==> flow/design.v <==
module sync_fifo (
    input  wire        clk,
    input  wire        reset,
    input  wire        FIFO_WR_EN,
    input  wire        FIFO_RD_EN,
    input  wire [31:0] write_data,
    output reg  [31:0] read_data,
    output wire        FIFO_FULL,
    output wire        FIFO_EMPTY
);
    localparam DEPTH      = 16;
    localparam ADDR_WIDTH = 4;            
    localparam PTR_WIDTH  = ADDR_WIDTH + 1;  
    reg [31:0] mem [0:DEPTH-1];
    reg [PTR_WIDTH-1:0] wr_ptr;    
    reg [PTR_WIDTH-1:0] rd_ptr;
    wire [ADDR_WIDTH-1:0] wr_addr = wr_ptr[ADDR_WIDTH-1:0];
    wire [ADDR_WIDTH-1:0] rd_addr = rd_ptr[ADDR_WIDTH-1:0];
    assign FIFO_EMPTY = (wr_ptr == rd_ptr);
    assign FIFO_FULL =
        (wr_addr == rd_addr) && (wr_ptr[PTR_WIDTH-1] != rd_ptr[PTR_WIDTH-1]);
    always @(posedge clk or posedge reset) begin
        if (reset) begin
            wr_ptr <= 0;
        end else begin
            if (FIFO_WR_EN && !FIFO_FULL) begin
                mem[wr_addr] <= write_data;
                wr_ptr <= wr_ptr + 1;        
            end
        end
    end
    always @(posedge clk or posedge reset) begin
        if (reset) begin
            rd_ptr <= 0;
            read_data <= 0;
        end else begin
            if (FIFO_RD_EN && !FIFO_EMPTY) begin
                read_data <= mem[rd_addr];
                rd_ptr <= rd_ptr + 1;        
            end
        end
    end
endmodule
`timescale 1ns / 1ps
module dma_controller(
    input wire clk,
    input wire reset,
    input wire trigger,
    input wire [4:0] length,
    input wire [31:0] source_address,
    input wire [31:0] destination_add,
    input wire ARREADY,
    input wire [31:0] RDATA,
    input wire RVALID,
    input wire AWREADY,
    input wire WREADY,
    input wire BVALID,
    output reg done,
    output reg [31:0] ARADDR,
    output reg ARVALID,
    output reg RREADY,
    output reg [31:0] AWADDR,
    output reg AWVALID,
    output reg [31:0] WDATA,
    output reg WVALID,
    output reg BREADY
);
    localparam READ_IDLE = 2'b00;
    localparam READ_INIT = 2'b01;
    localparam READ_WAIT = 2'b10;
    localparam READ_DATA = 2'b11;
    localparam WRITE_IDLE = 3'b000;
    localparam WRITE_WAIT = 3'b001;
    localparam WRITE_DATA = 3'b010;
    localparam WRITE_AW_HANDSHAKE = 3'b011;
    localparam WRITE_W_HANDSHAKE = 3'b100;
    localparam WRITE_RESP = 3'b101;
    localparam WRITE_STALL = 3'b110;
    reg [1:0] read_state;
    reg [2:0] write_state;
    reg [4:0] read_count, write_count;
    reg [31:0] current_read_addr, current_write_addr;
    reg [2:0] xfer_words;    
    reg fifo_write_en, fifo_read_en;
    wire fifo_full, fifo_empty;
    wire [31:0] fifo_read_data;
    reg [31:0] fifo_write_data;
    wire read_done, write_done;
    sync_fifo fifo (
        .clk(clk),
        .reset(reset),
        .FIFO_RD_EN(fifo_read_en),
        .FIFO_WR_EN(fifo_write_en),
        .write_data(fifo_write_data),
        .read_data(fifo_read_data),
        .FIFO_FULL(fifo_full),
        .FIFO_EMPTY(fifo_empty)
    );
    assign read_done = (read_count == xfer_words) && !(xfer_words == 0);
    assign write_done = (write_count == xfer_words) && !(xfer_words == 0);
    always @(posedge clk or posedge reset) begin
        if (reset) begin
            done <= 0;
        end
        else if (read_state == READ_IDLE && trigger) begin
            done <= 0;
        end
        else begin
            done <= read_done && write_done;
        end
    end    
    always @(posedge clk or posedge reset) begin
        if (reset) begin
            read_state <= READ_IDLE;
            read_count <= 0;
            xfer_words <= 0;
            ARADDR <= 0;
            ARVALID <= 0;
            RREADY <= 1;
            fifo_write_en <= 0;
        end else begin
            case (read_state)
                READ_IDLE: begin
                    ARADDR <= 0;
                    ARVALID <= 0;
                    if (trigger) begin
                        read_count <= 0;
                        xfer_words <= length[4:2];
                        current_read_addr <= source_address;
                        read_state <= READ_INIT;
                    end    
                end
                READ_INIT: begin
                    fifo_write_en <= 0;
                    if (read_count == xfer_words) begin    
                        read_state <= READ_IDLE;
                    end
                    else if (!fifo_full) begin
                        ARADDR <= current_read_addr;
                        ARVALID <= 1;
                        read_state <= READ_WAIT;
                    end
                end
                READ_WAIT: begin
                    if (ARREADY && ARVALID) begin
                        ARVALID <= 0;
                        read_state <= READ_DATA;
                    end
                end
                READ_DATA: begin
                    if (RVALID && RREADY) begin
                        fifo_write_en <= 1;
                        fifo_write_data <= RDATA;
                        read_count <= read_count + 1;
                        current_read_addr <= current_read_addr + 4;                 
                        read_state <= READ_INIT;
                    end    
                end                      
                default: read_state <= READ_IDLE;
            endcase
        end
    end
    always @(posedge clk or posedge reset) begin
        if (reset) begin
            write_state <= WRITE_IDLE;
            write_count <= 0;
            AWADDR <= 32'b0;            
            WDATA <= 32'b0;            
            AWVALID <= 0;
            WVALID <= 0;
            BREADY <= 1;
            fifo_read_en <= 0;
        end 
        else begin
            case (write_state)
                WRITE_IDLE: begin
                    AWADDR <= 32'b0;
                    WDATA <= 32'b0;
                    AWVALID <= 0;
                    WVALID <= 0;
                    if(!fifo_empty) begin
                        write_count <= 0;
                        current_write_addr <= destination_add;
                        fifo_read_en <= 1;
                        write_state <= WRITE_WAIT;
                    end
                    else if (trigger && read_state == READ_IDLE) begin
                        write_count <= 0;
                    end
                end
                WRITE_WAIT: begin
                    fifo_read_en <= 0;
                    if (write_count == xfer_words) begin   
                        write_state <= WRITE_IDLE;
                    end    
                    else begin
                        write_state <= WRITE_DATA;
                    end
                end
                WRITE_DATA: begin
                        AWADDR <= current_write_addr;
                        AWVALID <= 1;
                        WDATA <= fifo_read_data;
                        WVALID <= 1;
                        write_state <= WRITE_AW_HANDSHAKE;
                end
                WRITE_AW_HANDSHAKE: begin
                    if(AWVALID && AWREADY) begin
                        AWVALID <= 0;
                        write_state <= WRITE_W_HANDSHAKE;
                    end
                end
                WRITE_W_HANDSHAKE: begin
                    if(WVALID && WREADY) begin
                        WVALID <= 0;
                        write_state <= WRITE_RESP;
                    end
                end
                WRITE_RESP: begin
                    if(BVALID && BREADY) begin
                        write_count <= write_count + 1;
                        current_write_addr <= current_write_addr + 4;
                        if (!fifo_empty) begin
                            fifo_read_en <= 1;
                            write_state <= WRITE_WAIT;
                        end
                        else begin
                            write_state <= WRITE_STALL;
                        end
                    end
                end
                WRITE_STALL: begin
                    if (write_count == xfer_words) begin
                        write_state <= WRITE_IDLE;
                    end
                    else if (!fifo_empty) begin
                        fifo_read_en <= 1;
                        write_state <= WRITE_WAIT;
                    end
                end
                default: write_state <= WRITE_WAIT;
            endcase 
        end
    end
endmodule  
# Step by step through the tools: dma_controller
# Each step is given for the RTL above and for the edited RTL.
# "orig" refers to lines of the RTL above, "edited" to lines of the edited file.
# "diff": "edited" minus "orig" as printed here. "change_rel_pct": 100 x difference / "orig".
# Cell names lack the library's common part.
# The mark - stands for no value.
# setup
top	dma_controller
clk_port	clk
lib	sky130hd
pvt_corner	tt_025C_1v80

# Diff
# The edit as a unified diff against the file above.
# This change comes from a script, not from a designer. The edited design behaves differently; no optimisation was intended.
# begin of diff
@@ -35,5 +35,5 @@
             read_data <= 0;
         end else begin
-            if (FIFO_RD_EN && !FIFO_EMPTY) begin
+            begin
                 read_data <= mem[rd_addr];
                 rd_ptr <= rd_ptr + 1;        
# end of diff

# After elaboration
# Counts by Yosys on the flattened word-level netlist (proc, flatten, opt, wreduce). Print and check cells are left out. Cells with the same type and inputs are merged into one.
# word_totals
element	orig	edited	diff	change_rel_pct
input_bits	109	109	0	0.00
register_bits	770	769	-1	-0.13
output_inout_bits	102	102	0	0.00
word_cells	205	195	-10	-4.88
# op_classes
element	orig	edited	diff	change_rel_pct
reduce_and_logical	58	54	-4	-6.90
n_eq	56	55	-1	-1.79
mux	48	44	-4	-8.33
logic	1	1	0	0.00
add_sub_neg	6	6	0	0.00
# ops
operator	orig	edited	diff	change_rel_pct
1-bit two-way mux	10	7	-3	-30.00
3-bit AND reduction	22	21	-1	-4.55
1-bit logical AND	10	9	-1	-10.00
2-bit inequality test with constant B	10	9	-1	-10.00
1-bit zero test	3	2	-1	-33.33
4-bit nonzero test	2	1	-1	-50.00
1-bit parallel mux with 4-bit select	1	0	-1	-100.00
4-bit equality test with constant B	16	16	0	0.00
4-bit by 3-bit equality test with 1-bit output with constant B	8	8	0	0.00
2-bit two-way mux	6	6	0	0.00
3-bit two-way mux	6	6	0	0.00
32-bit two-way mux	6	6	0	0.00
5-bit two-way mux	5	5	0	0.00
32-bit parallel mux with 2-bit select	5	5	0	0.00
2-bit nonzero test	5	5	0	0.00
5-bit by 1-bit adder with 5-bit output with constant B	4	4	0	0.00
4-bit by 2-bit equality test with 1-bit output with constant B	4	4	0	0.00
2-bit AND reduction	4	4	0	0.00
3-bit equality test with constant B	3	3	0	0.00
1-bit parallel mux with 3-bit select	3	3	0	0.00
4-bit AND reduction	3	3	0	0.00
3-bit nonzero test	3	3	0	0.00
32-bit by 3-bit adder with 32-bit output with constant B	2	2	0	0.00
2-bit equality test with constant B	2	2	0	0.00
3-bit by 2-bit equality test with 1-bit output with constant B	2	2	0	0.00
4-bit by 1-bit equality test with 1-bit output with constant B	2	2	0	0.00
5-bit by 3-bit equality test with 1-bit output	2	2	0	0.00
3-bit zero test	2	2	0	0.00
# Not every row of either side is listed.

# Logic depth
# Longest topological path by Yosys (ltp), each cell counted once; first at word level (registers and memories cut), then after technology mapping (sequential cells cut; the memories' decode and read muxes count).
# logic_depth
element	orig	edited	diff	change_rel_pct
depth_word	5	5	0	0.00
ABC_AREA	0	0	-	-
mapped_depth	10	10	0	0.00
mapped_depth_nobuf	7	6	-1	-14.29

# Mapped cells and area
# Yosys stat after the flow's synthesis: flattened, memories mapped to cells. It holds for the ABC_AREA given above (unset counts as 0); a run with the other value may have another netlist.
# synth_totals
element	orig	edited	diff	change_rel_pct
sequential_area_um2	22464.0	22439.0	-25.0	-0.11
buffers	147	150	3	2.04
flip_flops	776	775	-1	-0.13
cells	2245	2218	-27	-1.20
synth_area_um2	31164.9	31048.5	-116.4	-0.37
# types
cell	orig	edited	diff	change_rel_pct
nand2_1	226	177	-49	-21.68
a21oi_1	123	77	-46	-37.40
a31oi_1	12	58	46	383.33
o21ai_1	45	0	-45	-100.00
inv_1	22	52	30	136.36
o21ai_0	86	110	24	27.91
mux2i_1	47	69	22	46.81
xor2_1	35	13	-22	-62.86
or4_1	2	22	20	1000.00
buf_1	24	43	19	79.17
a221oi_1	42	24	-18	-42.86
o31ai_1	11	26	15	136.36
nand3_1	59	73	14	23.73
buf_2	29	15	-14	-48.28
and3_1	20	7	-13	-65.00
or3_1	2	14	12	600.00
xnor2_1	43	32	-11	-25.58
a222oi_1	15	25	10	66.67
# Not every row of either side is listed.
# The figures by module come from a second, unflattened synthesis with its own total; it is not the netlist above.
# unflattened
element	orig	edited	diff	change_rel_pct
cells_unflattened	2175	2039	-136	-6.25
hier_area_um2	30957.2	30599.3	-357.9	-1.16
# Each row is one instance without its submodules.
# modules_orig
mod	area_um2	instances	n_cells
sync_fifo	21146.5	1	1316
dma_controller	9810.7	1	859
# modules_edited
mod	area_um2	instances	n_cells
sync_fifo	20788.7	1	1180
dma_controller	9810.7	1	859

# Worst setup path after synthesis
# Path of least setup slack by OpenSTA after synthesis, without wires, with an ideal clock, recovery checks aside; 20% of the period is set as input and as output delay. Where synthesis merged equal registers, the netlist keeps one of their names.
# synth_path
element	orig	edited	diff	change_rel_pct
kind	input port to flip-flop	flip-flop to flip-flop	-	-
start	input port reset	register fifo.wr_ptr[2]	-	-
end	register fifo.mem[12][0]	register current_write_addr[10]	-	-
t_first_pin_ns	0.800	0.000	-0.800	-100.00
input_delay_ns	0.800	-	-	-
delay_ns	6.048	3.909	-2.139	-35.37
slack_ns	-2.849	0.091	2.940	-
required_ns	3.579	3.537	-0.042	-1.17
period_ns	4.0	4.0	0.0	0.00
arrival_time_ns	6.427	3.446	-2.981	-46.38
n_path_buf	0	2	2	-
driving_pins	3	7	4	133.33
synth_period_reached_ns	6.849	3.909	-2.940	-42.93
# "delay_ns" is the arrival time less input delay plus setup time.
# "driving_pins" counts driving pins, that of a launching flip-flop among them; a cell with two outputs on the path counts twice.
# "synth_period_reached_ns" is the clock period less the worst setup slack; recovery checks do not enter. This is arithmetic on one report: input and output delays are still those of the set period (20% each).
# Between the ends stands the longest chain of elaborated cells between them, by number of cells; it is not shown to be the way that was timed. Of several equally long chains one is given.
# A line is the first line of the expression or statement that the cell stems from. Yosys adds cells for indexed reads and writes and turns some case tables into memories.
# synth_via_orig
path_cell_list	inv_1 > nand3_1 > nor2_1
elab_chain_cells	2
cells_between	2
cone_classes	logic: 1; reduce/logical: 1
# synth_rtl_orig
element	line_no	rtl
start, declared	47	input wire reset,
1-bit inverter	-
3-bit AND reduction	-
end, assigned	27	mem[wr_addr] <= write_data;
end, declared	14	reg [31:0] mem [0:DEPTH-1];
# edited: The path ends at the enable pin of a flip-flop; only ways to that pin are counted.
# synth_via_edited
path_cell_list	dfrtp_1 > clkbuf_1 > xnor2_1 > nand4_1 > clkbuf_1 > nor2_1 > a211oi_1
elab_chain_cells	3
cells_between	3
cone_classes	eq/ne: 2; reduce/logical: 1
# synth_rtl_edited
element	line_no	rtl
start, declared	15	reg [PTR_WIDTH-1:0] wr_ptr;
start, assigned	24	wr_ptr <= 0;
start, assigned	28	wr_ptr <= wr_ptr + 1;
5-bit equality test	19	assign FIFO_EMPTY = (wr_ptr == rd_ptr);
2-bit inequality test	-
4-bit AND reduction	-
end, assigned	183	current_write_addr <= destination_add;
end, assigned	222	current_write_addr <= current_write_addr + 4;
end, declared	82	reg [31:0] current_read_addr, current_write_addr;

# Worst path after layout
# Path of least setup slack in the final report of each run of set A (OpenROAD, finished layout, wires in). Where an end is a register, its clock arrival counts in the times.
# layout_path
element	orig	edited	diff	change_rel_pct
kind	flip-flop to flip-flop	flip-flop to flip-flop	-	-
start	register fifo.rd_ptr[2]	register fifo.rd_ptr[2]	-	-
end	register fifo.mem[5][11]	register fifo.mem[3][7]	-	-
arrival_time_ns	3.18	3.44	0.26	8.18
n_path_buf	1	2	1	100.00
t_first_pin_ns	0.63	0.64	0.01	1.59
driving_pins	7	7	0	0.00
slack_ns	1.14	0.83	-0.31	-
required_ns	4.32	4.28	-0.04	-0.93
period_ns	4.0	4.0	0.0	0.00
# Between the ends stands the longest chain of elaborated cells between them, by number of cells; it is not shown to be the way that was timed. Of several equally long chains one is given.
# layout_via_orig
path_cell_list	dfrtp_4 > xnor2_1 > and4_1 > a21boi_2 > nand2_1 > nor2_4 > buf_12
elab_chain_cells	5
cells_between	5
cone_classes	eq/ne: 1; reduce/logical: 4
# layout_rtl_orig
element	line_no	rtl
start, declared	16	reg [PTR_WIDTH-1:0] rd_ptr;
start, assigned	34	rd_ptr <= 0;
start, assigned	39	rd_ptr <= rd_ptr + 1;
4-bit equality test	21	(wr_addr == rd_addr) && (wr_ptr[PTR_WIDTH-1] != rd_ptr[PTR_WIDTH-1]);
1-bit logical AND	21
1-bit zero test	26	if (FIFO_WR_EN && !FIFO_FULL) begin
1-bit logical AND	26
3-bit AND reduction	-
end, assigned	27	mem[wr_addr] <= write_data;
end, declared	14	reg [31:0] mem [0:DEPTH-1];
# layout_via_edited
path_cell_list	dfrtp_4 > xnor2_1 > nand4_1 > o211ai_1 > buf_4 > nor2_4 > buf_4
elab_chain_cells	5
cells_between	5
cone_classes	eq/ne: 1; reduce/logical: 4
# layout_rtl_edited
element	line_no	rtl
start, declared	16	reg [PTR_WIDTH-1:0] rd_ptr;
start, assigned	34	rd_ptr <= 0;
start, assigned	39	rd_ptr <= rd_ptr + 1;
4-bit equality test	21	(wr_addr == rd_addr) && (wr_ptr[PTR_WIDTH-1] != rd_ptr[PTR_WIDTH-1]);
1-bit logical AND	21
1-bit zero test	26	if (FIFO_WR_EN && !FIFO_FULL) begin
1-bit logical AND	26
3-bit AND reduction	-
end, assigned	27	mem[wr_addr] <= write_data;
end, declared	14	reg [31:0] mem [0:DEPTH-1];

# Measured runs
# Both versions went through the flow (Yosys, OpenROAD) with the same settings in each pair. Constraints: input delay and output delay 20% of the set period each, output load 0.01 pF.
# settings_set_A
CORE_UTILIZATION	40
period_ns	4.0
CAP_MARGIN	20
CORE_MARGIN	2
SLEW_MARGIN	20
# results_set_A
element	orig	edited	diff	change_rel_pct
utilization_pct	48.4	48.4	0.0	-
yosys_chip_area_um2	31164.9	31048.5	-116.4	-0.37
design_power_mw	24.661	18.911	-5.750	-23.32
layout_stdcell_area_um2	37400.9	37407.1	6.2	0.02
final_hold_ws_ns	0.461	0.461	0.000	-
dieArea_um2	80159.8	79865.6	-294.2	-0.37
clock_period_reached_ns	2.860	3.169	0.309	10.80
worst_setup_slack_ns	1.140	0.831	-0.309	-
final_setup_tns_ns	0.000	0.000	0.000	-
# settings_set_B
CELL_PAD_IN_SITES_GLOBAL_PLACEMENT	3
CORE_MARGIN	8
CORE_UTILIZATION	24
GPL_ROUTABILITY_DRIVEN	1
PLACE_DENSITY_LB_ADDON	0.25
SLEW_MARGIN	25
TNS_END_PERCENT	100
period_ns	1.69
CAP_MARGIN	20
# results_set_B
element	orig	edited	diff	change_rel_pct
utilization_pct	33.9	32.9	-1.0	-
yosys_chip_area_um2	31164.9	31048.5	-116.4	-0.37
design_power_mw	69.239	47.164	-22.075	-31.88
layout_stdcell_area_um2	43820.8	42416.9	-1403.9	-3.20
final_hold_ws_ns	0.200	0.220	0.020	-
dieArea_um2	141639.0	141135.0	-504.0	-0.36
clock_period_reached_ns	2.231	2.175	-0.056	-2.51
worst_setup_slack_ns	-0.541	-0.485	0.056	-
final_setup_tns_ns	-294.161	-270.982	23.179	-
# "clock_period_reached_ns" = clock period - worst setup slack. The figure is calculated, with input and output delays left at 20% of the set period.
# "design_power_mw" rests on the timing tool's default activity at the inputs, not on a simulated workload.
